==> flow/design.v <==
`timescale 1ns / 1ps
module AHB_Mul(  
    input HCLK,
    input HRESETn,
    input [31:0]M_AHB_0_haddr,
    input [2:0]M_AHB_0_hburst,
    input M_AHB_0_hmastlock,
    input [3:0]M_AHB_0_hprot,
    output reg [31:0]M_AHB_0_hrdata,
    output M_AHB_0_hready,
    output M_AHB_0_hresp,
    input [2:0]M_AHB_0_hsize,
    input [1:0]M_AHB_0_htrans,
    input [31:0]M_AHB_0_hwdata,
    input M_AHB_0_hwrite,
    output[3:0] led 
    );
    assign M_AHB_0_hready = 1'b1;
    assign M_AHB_0_hresp = 1'b0;
    reg [31:0] mem_A;    
    reg [31:0] mem_B;    
    reg [31:0] mem_C;    
    reg [31:0] mem_D;    
    reg [31:0] mem_E;    
    reg [31:0] mem_F;    
    reg [31:0] mem_G;    
    reg [31:0] mem_H;    
    reg[31:0] mem_I;   
    reg [1:0]   w_ctrl;  
    reg [1:0]   r_ctrl;  
    reg [3:0]   w_addr;  
    reg [3:0]   r_addr;  
    assign led[3:0] = mem_A[3:0];  
    always@(posedge HCLK)
    begin 
        if(!HRESETn)
        begin
            w_ctrl <= 2'b00;
            w_addr <= 4'h0;
        end
        else if(M_AHB_0_hwrite == 1'b1) 
        begin
        case(M_AHB_0_htrans)
            2'b00 :  
            begin
                w_ctrl <= 2'b00;
            end
            2'b01 :  
            begin
                w_ctrl <= 2'b01;
            end
            2'b10 :  
            begin
                w_ctrl <= 2'b10;
                w_addr <= M_AHB_0_haddr[5:2];
            end
            2'b11 :  
            begin
                w_ctrl <= 2'b11;
                w_addr <= M_AHB_0_haddr[5:2];
            end
        endcase
        end
        else
        begin
            w_ctrl <= 2'b00;  
        end
   end
    always@(posedge HCLK)  
    begin
    if(!HRESETn)
    begin
        mem_A <= 32'h0;
        mem_B <= 32'h0;
        mem_C <= 32'h0;
        mem_D <= 32'h0;
        mem_E <= 32'h0;
        mem_F <= 32'h0;
        mem_G <= 32'h0;
        mem_H <= 32'h0;
    end
    else
    case(w_ctrl)
        2'b00:  
        begin        
        end
        2'b01:  
        begin
        end
        2'b10:  
        begin
        case(w_addr)
            4'h0 : mem_A <= M_AHB_0_hwdata;
            4'h1 : mem_B <= M_AHB_0_hwdata;
            4'h2 : mem_C <= M_AHB_0_hwdata;
            4'h3 : mem_D <= M_AHB_0_hwdata;
            4'h4 : mem_E <= M_AHB_0_hwdata;
            4'h5 : mem_F <= M_AHB_0_hwdata;
            4'h6 : mem_G <= M_AHB_0_hwdata;
            4'h7 : mem_H <= M_AHB_0_hwdata;
        endcase
        end
        2'b11:  
        begin
        case(w_addr)
            4'h0 : mem_A <= M_AHB_0_hwdata;
            4'h1 : mem_B <= M_AHB_0_hwdata;
            4'h2 : mem_C <= M_AHB_0_hwdata;
            4'h3 : mem_D <= M_AHB_0_hwdata;
            4'h4 : mem_E <= M_AHB_0_hwdata;
            4'h5 : mem_F <= M_AHB_0_hwdata;
            4'h6 : mem_G <= M_AHB_0_hwdata;
            4'h7 : mem_H <= M_AHB_0_hwdata;
        endcase
        end
    endcase
    end
    always@(posedge HCLK) begin
        if (!HRESETn) begin
            r_ctrl <= 2'b00;
            r_addr <= 4'h0;
        end
        else if (M_AHB_0_hwrite == 1'b0) begin  
            case(M_AHB_0_htrans)
                2'b00 : r_ctrl <= 2'b00; 
                2'b01 : r_ctrl <= 2'b01; 
                2'b10 : 
                    begin
                        r_ctrl <= 2'b10; 
                        r_addr <= M_AHB_0_haddr[5:2];
                    end
                2'b11 :
                    begin
                        r_ctrl <= 2'b11; 
                        r_addr <= M_AHB_0_haddr[5:2];
                    end
            endcase
        end
        else begin
            r_ctrl <= 2'b00;  
        end
    end
    always@(*) begin
        case(r_addr)
            4'h0 : M_AHB_0_hrdata = mem_A;
            4'h1 : M_AHB_0_hrdata = mem_B;
            4'h2 : M_AHB_0_hrdata = mem_C;
            4'h3 : M_AHB_0_hrdata = mem_D;
            4'h4 : M_AHB_0_hrdata = mem_E;
            4'h5 : M_AHB_0_hrdata = mem_F;
            4'h6 : M_AHB_0_hrdata = mem_G;
            4'h7 : M_AHB_0_hrdata = mem_H;
            4'h8 : M_AHB_0_hrdata = mem_I;
            default : M_AHB_0_hrdata = 32'h0;
        endcase
    end
    always@(posedge HCLK) begin
        if (!HRESETn) begin
            mem_I <= 32'h1;
        end
        else
        case(w_ctrl) 
        2'b00 : begin end  
        2'b01 : begin end  
        2'b10 , 2'b11 : begin  
            case(w_addr)
                4'h0 : mem_I <= mem_I * M_AHB_0_hwdata;
                4'h1 : mem_I <= mem_I * M_AHB_0_hwdata;
                4'h2 : mem_I <= mem_I * M_AHB_0_hwdata;
                4'h3 : mem_I <= mem_I * M_AHB_0_hwdata;
                4'h4 : mem_I <= mem_I * M_AHB_0_hwdata;
                4'h5 : mem_I <= mem_I * M_AHB_0_hwdata;
                4'h6 : mem_I <= mem_I * M_AHB_0_hwdata;
                4'h7 : mem_I <= mem_I * M_AHB_0_hwdata;
                4'h8 : mem_I <= M_AHB_0_hwdata;
            endcase
        end
        endcase
    end
endmodule
# == Tool chain data of AHB_Mul ==
# The steps from the RTL of AHB_Mul to its reports follow in flow order.
# Line numbers count from 1 in the design file above.
# Operators: Yosys type, input widths -> output width; for muxes data width and select width s.
# Library cell names are shortened.
# A cell with -- has no value.
# setup
top,AHB_Mul
clock_port,HCLK
cell_library,sky130hd
corner,tt_025C_1v80

# == Word-level counts ==
# Yosys after proc, flatten, opt, wreduce and memory -nomap, before mapping. Memory bits, and registers merged into a memory's read port (data or address), are not among the register bits. Print and check cells are not counted.
# bits
regBits,298
inputBits,80
output_inout_bits,38
elab_cells,82
# op_classes
mul,1
eq_ne,29
n_mux,19
logic,1
reduce_logical,20
# op_table
cell,count
$mul 32x32->32,1
$mux 32,16
$pmux 32 s9,1
$pmux 32 s2,1
$eq 4x3->1 const B,8
$reduce_and 2->1,12
$ne 2x1->1 const B,8
$eq 4x2->1 const B,4
$eq 2x2->1 const B,4
$eq 4x1->1 const B,2
$eq 4x4->1 const B,2
$logic_not 4->1,2
$reduce_or 8->1,1
$pmux 2 s4,1
$reduce_bool 2->1,2
$reduce_or 2->1,2
$eq 2x1->1 const B,1
$logic_not 2->1,1
$not 1->1,1

# == Longest topological paths ==
# Depth = most cells in a row (Yosys ltp): at word level without a register or memory, in the mapped netlist without a sequential cell, where the memories' decode and read muxes count.
# logic_depth
ltp_word,4
abc_area,0
depth_mapped,27
mapped_depth_nobuf,25

# == Netlist ==
# The flow's flattened synthesis, as Yosys stat reports it; memories are mapped. The netlist is that of the ABC_AREA named above (0 if unset); the other value can give another one.
# synth_totals
mapped_cells,3391
yosys_area_mm2,0.0281558
flip_flops,298
# by_type
cell,count,type_area_um2
fa_1,408,8.17E+03
dfxtp_1,298,5.97E+03
nand2_1,809,3.04E+03
and2_1,309,1.93E+03
ha_1,123,1.54E+03
a21oi_1,293,1.47E+03
inv_1,377,1.42E+03
clkbuf_1,251,942.154
xnor2_1,61,534.262
a22oi_1,64,480.461
a221oi_1,33,289.027
mux2i_1,26,260.25
nor2_1,55,206.448
o21ai_0,41,205.197
xor2_1,19,166.41
nand3_1,30,150.144
a311oi_1,15,131.376
and3_1,19,118.864
# Other cell types: 40; their cells: 160.

# == Timing after synthesis ==
# OpenSTA on the mapped netlist: ideal clock, no wires. The path of least setup slack (recovery checks aside). Input and output delay are each 20% of the period. Register names are those of the netlist, which keeps one name where synthesis merged equal registers.
# synth_timing
path_kind,in2reg
from,input M_AHB_0_hwdata[2]
to,register mem_I[28]
clock_period_ns,10.0
in_delay_ns,2.000
setup_time_ns,0.115
arrival_time_ns,8.468
t_required_ns,9.885
setup_slack_ns,1.418
delay_ns,6.583
driving_pins,22
synth_period_reached_ns,8.582
# "delay_ns" is the arrival time less input delay plus setup time.
# "driving_pins": output pins that drive a net of the path, with the launching flip-flop's if there is one; two outputs of one cell count as two.
# "synth_period_reached_ns" = period - worst setup slack (recovery checks aside). The figure is calculated, with input and output delays left at 20% of the set period.
# Between the ends stands the longest chain of elaborated cells between them, by number of cells; it is not shown to be the way that was timed. Of several equally long chains one is given.
# Each line given opens the expression or statement behind the cell; cells for indexed reads and writes are added by Yosys, which also makes memories of some case tables.
# A register here has more assigning lines than the two given.
# synth_between
path_cell_list,clkbuf_1 -> clkbuf_1 -> and2_1 -> fa_1 -> inv_1 -> fa_1 -> fa_1 -> fa_1 -> inv_1 -> fa_1 -> inv_1 -> fa_1 -> inv_1 -> fa_1 -> fa_1 -> ha_1 -> nand3_1 -> or4_1 -> o211ai_1 -> nand2_1 -> mux2_2 -> a2111oi_0
elab_chain_cells,2
cone_cells,2
# synth_rtl
element,line,source
"start, declared",14,"input [31:0]M_AHB_0_hwdata,"
$mul 32x32->32,174,4'h7 : mem_I <= mem_I * M_AHB_0_hwdata;
$pmux 32 s2,166,case(w_addr)
"end, assigned",167,4'h0 : mem_I <= mem_I * M_AHB_0_hwdata;
"end, assigned",168,4'h1 : mem_I <= mem_I * M_AHB_0_hwdata;
"end, declared",28,reg[31:0] mem_I;

# == Timing after layout ==
# From the final timing report of run 1: the path of least setup slack in the routed layout; clock arrival at registers is part of the times.
# layout_timing
path_kind,in2reg
from,input M_AHB_0_hwdata[2]
to,register mem_I[29]
clock_period_ns,9.26
in_delay_ns,1.85
setup_time_ns,0.15
arrival_time_ns,9.03
t_required_ns,9.66
setup_slack_ns,0.63
driving_pins,25
# Between the ends stands the longest chain of elaborated cells between them, by number of cells; it is not shown to be the way that was timed. Of several equally long chains one is given.
# A register here has more assigning lines than the two given.
# layout_between
path_cell_list,clkdlybuf4s50_1 -> buf_12 -> and2_1 -> fa_1 -> inv_1 -> fa_1 -> fa_1 -> fa_1 -> inv_1 -> fa_1 -> inv_1 -> fa_1 -> inv_1 -> fa_1 -> fa_1 -> ha_1 -> a211oi_1 -> nor2_1 -> a211oi_1 -> o21ai_0 -> nor2_1 -> o311ai_1 -> or2_2 -> xnor2_1 -> a221oi_1
elab_chain_cells,2
cone_cells,2
# layout_rtl
element,line,source
"start, declared",14,"input [31:0]M_AHB_0_hwdata,"
$mul 32x32->32,174,4'h7 : mem_I <= mem_I * M_AHB_0_hwdata;
$pmux 32 s2,166,case(w_addr)
"end, assigned",167,4'h0 : mem_I <= mem_I * M_AHB_0_hwdata;
"end, assigned",168,4'h1 : mem_I <= mem_I * M_AHB_0_hwdata;
"end, declared",28,reg[31:0] mem_I;

Hand-over note for AHB_Mul

Measured results for AHB_Mul: 3 stored runs of the Yosys and OpenROAD flow on sky130hd. The settings differ; the order carries no meaning. The constraints put input and output delay at 20% of the set period each and load the outputs with 0.01 pF.
"clock_period_reached_ns" means the clock period less the worst setup slack. The figure is calculated, with input and output delays left at 20% of the set period.
"worst_setup_path_time_ns": the worst setup path's part of the clock period (all of it between registers, 20% less for each end at a port) less its slack. A launch clock that arrives late makes it longer, a capture clock that arrives late makes it shorter.
"design_power_uw" is the tool's figure for a default switching activity; nothing was simulated.

Run 1, flow files:
==> flow/run.sh <==
#!/bin/bash
# the make line also repeats the synthesis and layout settings of config.mk as NAME=value (left out here)
make -C /OpenROAD-flow-scripts/flow DESIGN_CONFIG=/design/flow/config.mk WORK_HOME=/design/flow/orfs CLKGATE_MAP_FILE= finish
==> flow/config.mk <==
export PLATFORM = sky130hd
export DESIGN_NAME = AHB_Mul
export DESIGN_NICKNAME = AHB_Mul
export VERILOG_FILES = /design/flow/design.v
export SDC_FILE = /design/flow/constraint.sdc
export NUM_CORES = 4
export LEC_CHECK = 0
export CAP_MARGIN = 20
export CORE_MARGIN = 2
export CORE_UTILIZATION = 40
export PLACE_DENSITY = 0.6
export SLEW_MARGIN = 20
==> flow/constraint.sdc <==
create_clock -name core_clock -period 9.26 [get_ports {HCLK}]
set_input_delay 1.8520 -clock core_clock [delete_from_list [all_inputs] [get_ports {HCLK}]]
set_output_delay 1.8520 -clock core_clock [all_outputs]
set_load 0.01 [all_outputs]

==> results of run 1, as CSV <==
result,value
synth_chip_area_mm2,0.0281558
clock_period_reached_ns,8.628
worst_setup_path_time_ns,6.78
critical_path_type,"in2reg"
post_route_stdcell_area_mm2,0.03126
layout_utilization_pct,44.7
tns_ns,0.000
fin_ws_ns,0.632
timing.hold.ws_ns,0.450
final_die_area_mm2,0.0725279
design_power_uw,8678

Run 2, flow files:
==> flow/run.sh <==
#!/bin/bash
# the make line also repeats the synthesis and layout settings of config.mk as NAME=value (left out here)
make -C /OpenROAD-flow-scripts/flow DESIGN_CONFIG=/design/flow/config.mk WORK_HOME=/design/flow/orfs CLKGATE_MAP_FILE= finish
==> flow/config.mk <==
export PLATFORM = sky130hd
export DESIGN_NAME = AHB_Mul
export DESIGN_NICKNAME = AHB_Mul
export VERILOG_FILES = /design/flow/design.v
export SDC_FILE = /design/flow/constraint.sdc
export NUM_CORES = 4
export LEC_CHECK = 0
export CAP_MARGIN = 35
export CORE_ASPECT_RATIO = 2.0
export CORE_MARGIN = 2
export CORE_UTILIZATION = 39
export GPL_TIMING_DRIVEN = 0
export HOLD_SLACK_MARGIN = 0.18
export SETUP_SLACK_MARGIN = 2.78
export SLEW_MARGIN = 20
==> flow/constraint.sdc <==
create_clock -name core_clock -period 10.8 [get_ports {HCLK}]
set_input_delay 2.1600 -clock core_clock [delete_from_list [all_inputs] [get_ports {HCLK}]]
set_output_delay 2.1600 -clock core_clock [all_outputs]
set_load 0.01 [all_outputs]

==> results of run 2, as CSV <==
result,value
synth_chip_area_mm2,0.0281558
clock_period_reached_ns,8.499
worst_setup_path_time_ns,6.34
critical_path_type,"in2reg"
post_route_stdcell_area_mm2,0.033317
layout_utilization_pct,46.5
tns_ns,0.000
fin_ws_ns,2.301
timing.hold.ws_ns,0.456
final_die_area_mm2,0.0744893
design_power_uw,9296

Run 3, flow files:
==> flow/run.sh <==
#!/bin/bash
# the make line also repeats the synthesis and layout settings of config.mk as NAME=value (left out here)
make -C /OpenROAD-flow-scripts/flow DESIGN_CONFIG=/design/flow/config.mk WORK_HOME=/design/flow/orfs CLKGATE_MAP_FILE= finish
==> flow/config.mk <==
export PLATFORM = sky130hd
export DESIGN_NAME = AHB_Mul
export DESIGN_NICKNAME = AHB_Mul
export VERILOG_FILES = /design/flow/design.v
export SDC_FILE = /design/flow/constraint.sdc
export NUM_CORES = 4
export LEC_CHECK = 0
export ABC_AREA = 1
export CAP_MARGIN = 20
export CELL_PAD_IN_SITES_GLOBAL_PLACEMENT = 1
export CORE_MARGIN = 2
export CORE_UTILIZATION = 15
export CTS_CLUSTER_DIAMETER = 173
export CTS_CLUSTER_SIZE = 42
export GPL_ROUTABILITY_DRIVEN = 0
export GPL_TIMING_DRIVEN = 0
export MAX_ROUTING_LAYER = met4
export PLACE_DENSITY_LB_ADDON = 0.21
export SETUP_SLACK_MARGIN = 0.43
export SLEW_MARGIN = 20
export TNS_END_PERCENT = 60
==> flow/constraint.sdc <==
create_clock -name core_clock -period 5.71 [get_ports {HCLK}]
set_input_delay 1.1420 -clock core_clock [delete_from_list [all_inputs] [get_ports {HCLK}]]
set_output_delay 1.1420 -clock core_clock [all_outputs]
set_load 0.01 [all_outputs]

==> results of run 3, as CSV <==
result,value
synth_chip_area_mm2,0.0291067
clock_period_reached_ns,6.993
worst_setup_path_time_ns,5.85
critical_path_type,"in2reg"
post_route_stdcell_area_mm2,0.0369392
layout_utilization_pct,19.2
tns_ns,-22.102
fin_ws_ns,-1.283
timing.hold.ws_ns,0.458
final_die_area_mm2,0.197585
design_power_uw,18595

End of note.
